==> flow/design.v <==
module alu #(
    parameter INST_W = 4,
    parameter INT_W  = 6,
    parameter FRAC_W = 10,
    parameter DATA_W = INT_W + FRAC_W
)(
    input                      i_clk,
    input                      i_rst_n,
    input                      i_in_valid,
    output                     o_busy,
    input         [INST_W-1:0] i_inst,
    input  signed [DATA_W-1:0] i_data_a,
    input  signed [DATA_W-1:0] i_data_b,
    output                     o_out_valid,
    output        [DATA_W-1:0] o_data
);
localparam IDLE = 3'b000;
localparam INPUT = 3'b001;
localparam COMPUTE = 3'b010;
localparam TEMP = 3'b011; 
localparam OUTPUT = 3'b100;
reg o_busy_in ;
reg out_valid_in;
reg signed [DATA_W-1:0] i_A, i_B, nxt_i_A, nxt_i_B;
reg [INST_W-1:0] inst, nxt_inst;
reg signed [DATA_W-1:0] out1, nxt_out1;
reg [2:0] state, nxt_state;
reg       busy, nxt_busy;
reg       valid, nxt_valid;
reg signed [DATA_W:0] add, sub;
reg signed [2*DATA_W-1 :0] mul, nxt_mul;
reg signed [22:0] mul_part, sat_mul;
reg signed [22:0] round_mul;
reg signed  [2*DATA_W - 1:0] left, part_left;
reg [DATA_W - 1:0] revermatch; 
reg signed [DATA_W+3:0] data_acc [0:DATA_W-1], nxt_data_acc [0:DATA_W-1];
reg signed [20:0] temp_data_acc;
wire [3:0] index ;
reg flag ;
reg signed [15:0] mul_temp;
reg signed [45:0] soft_mul;
reg signed [15:0] soft_test;
reg signed [15:0] soft_neg; 
reg [15:0] val16;
reg [7:0] val8;
reg [3:0] val4;
reg [4:0] result;
assign o_data = out1;
assign index  = i_A[3:0];  
assign o_busy = o_busy_in;
assign o_out_valid = out_valid_in;
always @(*) begin
    if (state == COMPUTE) begin
        flag = 1'b1;
    end
    else flag = 1'b0;
end
always @(*) begin
    case (state)
        IDLE:begin
            nxt_state = INPUT;
        end 
        INPUT:begin
            if (i_in_valid) begin
                nxt_state = COMPUTE;
            end
            else nxt_state = state;
        end
        COMPUTE:begin
            nxt_state = TEMP;
        end
        TEMP:begin
            nxt_state = OUTPUT;
        end
        OUTPUT:begin
            nxt_state = IDLE;
        end
        default: nxt_state = state;
    endcase
end
always @(*) begin
    case (state)
        INPUT:begin
        if (i_in_valid) begin
            nxt_i_A = i_data_a;
            nxt_i_B = i_data_b;
            nxt_inst = i_inst;
        end
        else begin
            nxt_i_A = i_A;
            nxt_i_B = i_B;
            nxt_inst = inst;
        end
        end 
        default: begin
            nxt_i_A = i_A;
            nxt_i_B = i_B;
            nxt_inst = inst;
        end
    endcase
end
always @(*) begin
    if (state == OUTPUT) begin
        out_valid_in = 1'b1;  
    end
    else out_valid_in = 1'b0;  
end
always @(*) begin
    if (state == INPUT) begin
        o_busy_in = 1'b0;
    end
    else o_busy_in = 1'b1;
end
integer i;
always @(*) begin
    for(i=0;i<DATA_W;i=i+1)begin
    nxt_data_acc[i] = data_acc[i];
    end
    add = 0; sub = 0; mul = 0; mul_part = 0; round_mul = 0; sat_mul = 0;
    temp_data_acc = 0; soft_mul = 0; soft_test = 0; soft_neg = 0;
    left = 0; part_left = 0; result = 0; val16 = 0; val8 = 0; val4 = 0;
    case (inst)
        0: begin
            add = i_A + i_B;
            nxt_out1 = (!add[DATA_W] && add[DATA_W - 1]) ? 16'b0111_1111_1111_1111 :
                      (add[DATA_W] && !add[DATA_W - 1]) ? 16'b1000_0000_0000_0000 : add[DATA_W-1:0];
        end
        1:begin
            sub = i_A - i_B;
            nxt_out1 = (!sub[DATA_W] && sub[DATA_W - 1]) ?  16'b0111_1111_1111_1111 : 
                      (sub[DATA_W] && !sub[DATA_W - 1]) ?  16'b1000_0000_0000_0000 : sub[DATA_W-1:0];
        end
        2:begin
            mul = i_A*i_B;  
            mul_part = mul[2*DATA_W-1:9]; 
            if(mul_part[0] == 1'b1)begin
                round_mul = mul_part + 1'b1;
            end
            else begin
                round_mul = mul_part ;
            end
            sat_mul = (!round_mul[22] && (round_mul[21:11]> 11'b000_0001_1111)) ? 23'b011_1111_1111_1111_1111_1111 :  
                      (round_mul[22]  && (round_mul[21:11]< 11'b111_1110_0000)) ? 23'b100_0000_0000_0000_0000_0000 : round_mul;
            if ((sat_mul == 23'b011_1111_1111_1111_1111_1111) || (sat_mul == 23'b100_0000_0000_0000_0000_0000)) begin
                nxt_out1 = sat_mul[22:7];
            end
            else nxt_out1 = sat_mul[16:1];
        end
        3:begin
            if (flag == 1'b1) begin
            temp_data_acc = data_acc[index] + i_B;
            nxt_data_acc[index] = temp_data_acc[19:0]; 
            end
            else nxt_data_acc[index] = data_acc[index];
            nxt_out1 = (!data_acc[index][DATA_W+3] && (data_acc[index][19:10]>10'b00_0001_1111))? 16'b0111_1111_1111_1111 :
                       (data_acc[index][DATA_W+3]  && (data_acc[index][19:10]<10'b11_1110_0000)) ? 16'b1000_0000_0000_0000 : data_acc[index][DATA_W-1:0];
        end
        4:begin  
            if(!i_A[DATA_W-1] &&  i_A[14:10]>=5'b00010) soft_mul = {6'b0,i_A,24'b0};  
            else if (!i_A[DATA_W-1] && i_A[15:10]>=5'b0) begin   
                    soft_mul = ((i_A<<<1'b1) + 16'b0000_1000_0000_0000)*(30'b000000_01010101010101_0101_010101);
            end
            else if (i_A[15:10] == 6'b111111) begin    
                soft_test = i_A + 16'b0000_1000_0000_0000;
                soft_mul = (soft_test)*(30'b000000_01010101010101_0101_010101);
            end
            else if (i_A[15:10] == 6'b111110) begin
                soft_neg = (i_A<<<1'b1) + 16'b0001_0100_0000_0000;
                soft_mul = soft_neg*(30'b000000_000111000111000111_000111);
            end
            else if (i_A[15:10] == 6'b111101) begin
                soft_neg = (i_A + 16'b0000_1100_0000_0000);
                soft_mul = soft_neg*(30'b000000_000111000111000111_000111);
            end
            else soft_mul = 46'b0;
            nxt_out1 = ((soft_mul != 46'b01_1111_1111_1111_1111_1111_1111_1111_1111_1111_1111_1111) || (soft_mul != 46'b10_0000_0000_0000_0000_0000_0000_0000_0000_0000_0000_0000)) && (soft_mul[23] == 1'b1)?
                      soft_mul[DATA_W+23:24] + 1'b1:
                      ((soft_mul != 46'b01_1111_1111_1111_1111_1111_1111_1111_1111_1111_1111_1111) || (soft_mul != 46'b10_0000_0000_0000_0000_0000_0000_0000_0000_0000_0000_0000)) && (soft_mul[23] == 1'b0)?
                      soft_mul[DATA_W+23:24]:soft_mul[39:24];
        end
        5:begin   
            nxt_out1 = i_A ^ i_B;
        end
        6:begin   
            nxt_out1 = i_A >>> i_B;
        end
        7:begin   
            left = {i_A,i_A};
            part_left = left << i_B;
            nxt_out1 = part_left[2*DATA_W-1:DATA_W];
        end
        8:begin   
            result[4] = (i_A[15:0] == 16'b0) ? 1 : 0;
            val16     = (result[4]) ? 16'b1111_1111_1111_1111 : i_A;
            result[3] = (val16[15:8] == 8'b0) ? 1 : 0;
            val8      = (result[3]) ? val16[7:0] : val16[15:8];
            result[2] = (val8[7:4] == 4'b0) ? 1 : 0;
            val4      = (result[2]) ? val8[3:0] : val8[7:4];
            result[1] = (val4[3:2] == 2'b0) ? 1 : 0;
            result[0] = (result[1]) ? ~val4[1] : ~val4[3];
            nxt_out1 = {11'b0,result};
        end
        9:begin   
            nxt_out1[0] = (i_A[3:0] == i_B[15:12])  ? 1'b1 : 1'b0;
            nxt_out1[1] = (i_A[4:1] == i_B[14:11])  ? 1'b1 : 1'b0;
            nxt_out1[2] = (i_A[5:2] == i_B[13:10])  ? 1'b1 : 1'b0;
            nxt_out1[3] = (i_A[6:3] == i_B[12:9])   ? 1'b1 : 1'b0;
            nxt_out1[4] = (i_A[7:4] == i_B[11:8])   ? 1'b1 : 1'b0;
            nxt_out1[5] = (i_A[8:5] == i_B[10:7])   ? 1'b1 : 1'b0;
            nxt_out1[6] = (i_A[9:6] == i_B[9:6])    ? 1'b1 : 1'b0;
            nxt_out1[7] = (i_A[10:7] == i_B[8:5])   ? 1'b1 : 1'b0;
            nxt_out1[8] = (i_A[11:8] == i_B[7:4])   ? 1'b1 : 1'b0;
            nxt_out1[9] = (i_A[12:9] == i_B[6:3])   ? 1'b1 : 1'b0;
            nxt_out1[10] = (i_A[13:10] == i_B[5:2]) ? 1'b1 : 1'b0;
            nxt_out1[11] = (i_A[14:11] == i_B[4:1]) ? 1'b1 : 1'b0;
            nxt_out1[12] = (i_A[15:12] == i_B[3:0]) ? 1'b1 : 1'b0;
            nxt_out1[15:13] = 3'b000;
            end
        default: begin 
            nxt_out1 = out1;
        end
    endcase
end
    always @(posedge i_clk or negedge i_rst_n) begin
        if (!i_rst_n) begin
            out1 <= 0;
            i_A <= 0;
            i_B <= 0;
            state <= 0;
            inst <= 0;
            for ( i=0 ;i<DATA_W ;i=i+1) begin
                data_acc[i] <= 0;
            end
        end
        else begin
            out1 <= nxt_out1;
            i_A <= nxt_i_A;
            i_B <= nxt_i_B;
            state <= nxt_state;
            inst <= nxt_inst;
            for ( i=0 ;i<DATA_W ;i=i+1) begin
                data_acc[i] <= nxt_data_acc[i];
            end
        end
    end
endmodule
# ---- Tool chain data of alu
# What the tools print for alu, step after step.
# Line numbers count from 1 in the design file above.
# Library cell names are shortened.
# The mark -- stands for no value.
dict set report inputs {
  design {alu}
  clock {i_clk}
  library {sky130hd}
  lib_corner {tt_025C_1v80}
}

# ---- Word level
# Counts by Yosys on the flattened word-level netlist (proc, flatten, opt, wreduce). Print and check cells are left out. Cells with the same type and inputs are merged into one.
dict set report classes {
  div_mod_pow 0
  shifts 2
  n_mul 5
  mux 111
  reduce_logical 65
  n_addsub 9
  equal 49
  bitwise 19
  n_cmp 6
}
# operator n
set ops {}
lappend ops {{multiplier 16 x 21 -> 37 bit (second input constant)} 2}
lappend ops {{two-way mux 20 bit} 51}
lappend ops {{multiplier 18 x 23 -> 41 bit (second input constant)} 1}
lappend ops {{multiplier 16 x 23 -> 39 bit (second input constant)} 1}
lappend ops {{multiplier 16 x 16 -> 32 bit} 1}
lappend ops {{parallel mux 20 bit (select 16 bit)} 1}
lappend ops {{parallel mux 20 bit (select 15 bit)} 1}
lappend ops {{OR reduction 15 bit} 16}
lappend ops {{two-way mux 46 bit} 5}
lappend ops {{two-way mux 16 bit} 9}
lappend ops {{parallel mux 1 bit (select 10 bit)} 13}
lappend ops {{two-way mux 23 bit} 4}
lappend ops {{equality test 4 bit} 13}
lappend ops {{!= test 46 x 45 -> 1 bit (second input constant)} 1}
lappend ops {{!= test 46 bit (second input constant)} 1}
lappend ops {{equality test 4 bit (second input constant)} 10}
lappend ops {{two-way mux 37 bit} 1}
lappend ops {{AND reduction 2 bit} 18}
lappend ops {{adder 16 x 12 -> 16 bit (second input constant)} 2}
lappend ops {{left shift 32 x 16 -> 32 bit} 1}
lappend ops {{equality test 4 x 3 -> 1 bit (second input constant)} 8}
lappend ops {{parallel mux 3 bit (select 9 bit)} 1}
lappend ops {{adder 23 x 1 -> 23 bit (second input constant)} 1}
lappend ops {{equality test 23 x 22 -> 1 bit (second input constant)} 1}
lappend ops {{equality test 23 bit (second input constant)} 1}
lappend ops {{two-way mux 1 bit} 21}
lappend ops {{adder 20 x 16 -> 20 bit} 1}
lappend ops {{NOT 1 bit} 18}
# Other operator kinds: 36; their cells: 62.
dict set report bits {
  latchBits 0
  memories 0
  out_inout_bits 18
  regBits 375
  mem_bits_ro 0
  inputBits 39
  ramBits 0
  clocked_rd_ports_x_width 0
}

# ---- Longest topological paths
# Depth = most cells in a row (Yosys ltp): at word level without a register or memory, in the mapped netlist without a sequential cell, where the memories' decode and read muxes count.
dict set report logic_depth {
  word_depth 13
  ABC_AREA 0
  depth_mapped 35
}

# ---- Netlist
# Source: synth_stat.txt of the flow (Yosys; design flattened, memories mapped). It holds for the ABC_AREA given above (unset counts as 0); a run with the other value may have another netlist.
dict set report mapped {
  mapped_area_um2 47888.4
  ff_cells 377
  sequential_area_um2 9435.3
  mapped_cells 5388
}
# cell n
set by_type {}
lappend by_type {fa_1 524}
lappend by_type {dfrtp_1 376}
lappend by_type {ha_1 633}
lappend by_type {inv_1 756}
lappend by_type {o21ai_0 453}
lappend by_type {nand2_1 557}
lappend by_type {nor2_1 350}
lappend by_type {a21oi_1 248}
lappend by_type {xnor2_1 109}
lappend by_type {clkbuf_1 217}
lappend by_type {a22oi_1 88}
lappend by_type {mux2i_1 54}
lappend by_type {a21o_1 50}
lappend by_type {nor3_1 75}
lappend by_type {nand4_1 55}
lappend by_type {o211ai_1 45}
lappend by_type {nand3_1 67}
lappend by_type {xor2_1 37}
# Not listed: further types 81, cells in them 694.

# ---- Path before layout
# Source: OpenSTA report_checks on the synthesized netlist (no wires, ideal clock, input and output delay 20% of the period each), path of least setup slack; recovery checks are left aside. Register names are those of the netlist, which keeps one name where synthesis merged equal registers.
dict set report synth_path {
  kind {register -> register}
  from {register i_A[15]}
  to {register out1[2]}
  arrival_ps 8421
  n_path_buf 5
  path_delay_ps 8553
  setup_slack_ps 1448
  setup_ps 132
  required_time_ps 9868
  driving_pins 30
  tclk_ps 10000
  launch_ps 0
  synth_period_reached_ps 8552
}
# "path_delay_ps" = arrival - input delay + setup time.
# "driving_pins" counts driving pins, that of a launching flip-flop among them; a cell with two outputs on the path counts twice.
# "synth_period_reached_ps" = period - worst setup slack (recovery checks aside). The figure is calculated, with input and output delays left at 20% of the set period.
# The rows between start and end are the longest chain of elaborated cells between them; the timing report does not say that the signal goes this way. Where chains are equally long, one stands for them.
# Each line given opens the expression or statement behind the cell; cells for indexed reads and writes are added by Yosys, which also makes memories of some case tables.
dict set report synth_via {
  cell_sequence {dfrtp_1 clkbuf_1 clkbuf_1 buf_1 buf_1 nand2_1 fa_1 fa_1 inv_1 fa_1 fa_1 fa_1 inv_1 fa_1 inv_1 ha_1 clkbuf_1 nand3_1 nand2b_1 a21oi_1 or4b_1 o211ai_1 nor4_1 nand4_1 o21a_1 or4_4 a32oi_2 nor2b_4 a221oi_2 o31ai_1}
  elab_chain_cells 13
  cells_between 65
}
# element line
set synth_lines {}
lappend synth_lines {{from (decl)} 24} ;# reg signed [DATA_W-1:0] i_A, i_B, nxt_i_A, nxt_i_B;
lappend synth_lines {{from (assign)} 227} ;# i_A <= 0;
lappend synth_lines {{from (assign)} 237} ;# i_A <= nxt_i_A;
lappend synth_lines {{adder 16 x 12 -> 16 bit} 172} ;# soft_neg = (i_A + 16'b0000_1100_0000_0000);
lappend synth_lines {{multiplier 16 x 21 -> 37 bit} 173} ;# soft_mul = soft_neg*(30'b000000_000111000111000111_000111);
lappend synth_lines {{two-way mux 37 bit} 171} ;# else if (i_A[15:10] == 6'b111101) begin
lappend synth_lines {{two-way mux 46 bit} 167} ;# else if (i_A[15:10] == 6'b111110) begin
lappend synth_lines {{two-way mux 46 bit} 163} ;# else if (i_A[15:10] == 6'b111111) begin
lappend synth_lines {{two-way mux 46 bit} 160} ;# else if (!i_A[DATA_W-1] && i_A[15:10]>=5'b0) begin
lappend synth_lines {{two-way mux 46 bit} 159} ;# if(!i_A[DATA_W-1] &&  i_A[14:10]>=5'b00010) soft_mul = {6'b0,i_A,24'b0};
lappend synth_lines {{two-way mux 46 bit} 122} ;# case (inst)
lappend synth_lines {{!= test 46 x 45 -> 1 bit} 176} ;# nxt_out1 = ((soft_mul != 46'b01_1111_1111_1111_1111_1111_1111_1111_1111_1111_1111_1111) || (soft_mul != 46'b10 ...
lappend synth_lines {{logical OR 1 bit} 176}
lappend synth_lines {{logical AND 1 bit} 176}
lappend synth_lines {{two-way mux 16 bit} 176}
lappend synth_lines {{parallel mux 1 bit (select 10 bit)} 122}
lappend synth_lines {{to (assign)} 226} ;# out1 <= 0;
lappend synth_lines {{to (assign)} 236} ;# out1 <= nxt_out1;
lappend synth_lines {{to (decl)} 26} ;# reg signed [DATA_W-1:0] out1, nxt_out1;

# ---- Worst path after layout
# From the final timing report of record 1: the path of least setup slack in the routed layout; clock arrival at registers is part of the times.
# The report prints the path's times to 10 ps; the period is as set.
dict set report layout_path {
  kind {register -> register}
  from {register i_A[10]}
  to {register out1[12]}
  tclk_ps 9500
  n_path_buf 2
  launch_ps 610
  driving_pins 29
  setup_ps 160
  setup_slack_ps 630
  required_time_ps 9940
  arrival_ps 9300
}
dict set report layout_via {
  cell_sequence {dfrtp_1 buf_4 ha_1 a21oi_1 nor2_1 xor2_1 ha_1 fa_1 fa_1 fa_1 inv_1 fa_1 inv_1 fa_1 ha_1 a21oi_1 o21ai_0 a31o_2 or3_1 o21ai_0 xor2_1 o21ai_0 a2bb2oi_1 o21ai_0 nor4_1 xor2_1 a221oi_1 buf_4 a31oi_1}
}
# element line
set layout_lines {}
lappend layout_lines {{from (decl)} 24} ;# reg signed [DATA_W-1:0] i_A, i_B, nxt_i_A, nxt_i_B;
lappend layout_lines {{from (assign)} 227} ;# i_A <= 0;
lappend layout_lines {{from (assign)} 237} ;# i_A <= nxt_i_A;
lappend layout_lines {{to (assign)} 226} ;# out1 <= 0;
lappend layout_lines {{to (assign)} 236} ;# out1 <= nxt_out1;
lappend layout_lines {{to (decl)} 26} ;# reg signed [DATA_W-1:0] out1, nxt_out1;
# No chain of elaborated cells between the ends is given.

# Record of 3 stored runs of the RTL-to-layout flow on alu, platform sky130hd. The runs are unordered. Constraints: input delay and output delay 20% of the set period each, output load 0.01 pF.
# "achieved_period_ps" is the run's clock period less its worst setup slack. It is reckoned from that one timing run; input and output delays stay at 20% of the period that was set.
# By "worst_path_allowed_less_slack_ps" is meant the share of the clock period that the worst setup path is allowed (20% is reserved at inputs, 20% at outputs), minus its slack. Clock arrival times at its registers enter into it.
# "worst_path_allowed_less_slack_ps" is known to 10 ps.
run="record 1" settings SETUP_SLACK_MARGIN=0.32 period_ns=9.5 CAP_MARGIN=20 CORE_MARGIN=2 CORE_UTILIZATION=40 SLEW_MARGIN=20
run="record 1" results timing.setup.tns_ps=0 final_stdcell_area_um2=52377.7 holdWs_ps=375 worstSetupSlack_ps=634 synthArea_um2=47888.4 fin_util_frac=0.442 final_die_area_um2=122504.0 achieved_period_ps=8866 worst_path_allowed_less_slack_ps=8870 timing.worst_path_kind="register -> register"
run="record 2" settings ABC_AREA=0 CAP_MARGIN=40 CELL_PAD_IN_SITES_DETAIL_PLACEMENT=1 CELL_PAD_IN_SITES_GLOBAL_PLACEMENT=2 CORE_ASPECT_RATIO=0.83 CORE_MARGIN=9 CORE_UTILIZATION=55 CTS_CLUSTER_DIAMETER=284 CTS_CLUSTER_SIZE=36 GPL_ROUTABILITY_DRIVEN=0 GPL_TIMING_DRIVEN=1 HOLD_SLACK_MARGIN=0.29 MAX_ROUTING_LAYER="met5" PLACE_DENSITY_LB_ADDON=0.19 SETUP_SLACK_MARGIN=2.48 TNS_END_PERCENT=10 period_ns=11.3 SLEW_MARGIN=20
run="record 2" results timing.setup.tns_ps=0 final_stdcell_area_um2=51509.4 holdWs_ps=380 worstSetupSlack_ps=2680 synthArea_um2=47888.4 fin_util_frac=0.598 final_die_area_um2=98062.6 achieved_period_ps=8620 worst_path_allowed_less_slack_ps=8620 timing.worst_path_kind="register -> register"
run="record 3" settings ABC_AREA=0 CAP_MARGIN=40 CELL_PAD_IN_SITES_DETAIL_PLACEMENT=1 CELL_PAD_IN_SITES_GLOBAL_PLACEMENT=3 CORE_ASPECT_RATIO=0.83 CORE_MARGIN=9 CORE_UTILIZATION=55 CTS_CLUSTER_DIAMETER=284 CTS_CLUSTER_SIZE=36 GPL_ROUTABILITY_DRIVEN=0 GPL_TIMING_DRIVEN=0 HOLD_SLACK_MARGIN=0.29 MAX_ROUTING_LAYER="met5" PLACE_DENSITY_LB_ADDON=0.19 SETUP_SLACK_MARGIN=2.48 TNS_END_PERCENT=65 period_ns=11.3 SLEW_MARGIN=20
run="record 3" outcome="no final report: placement broke off with FLW-0024"
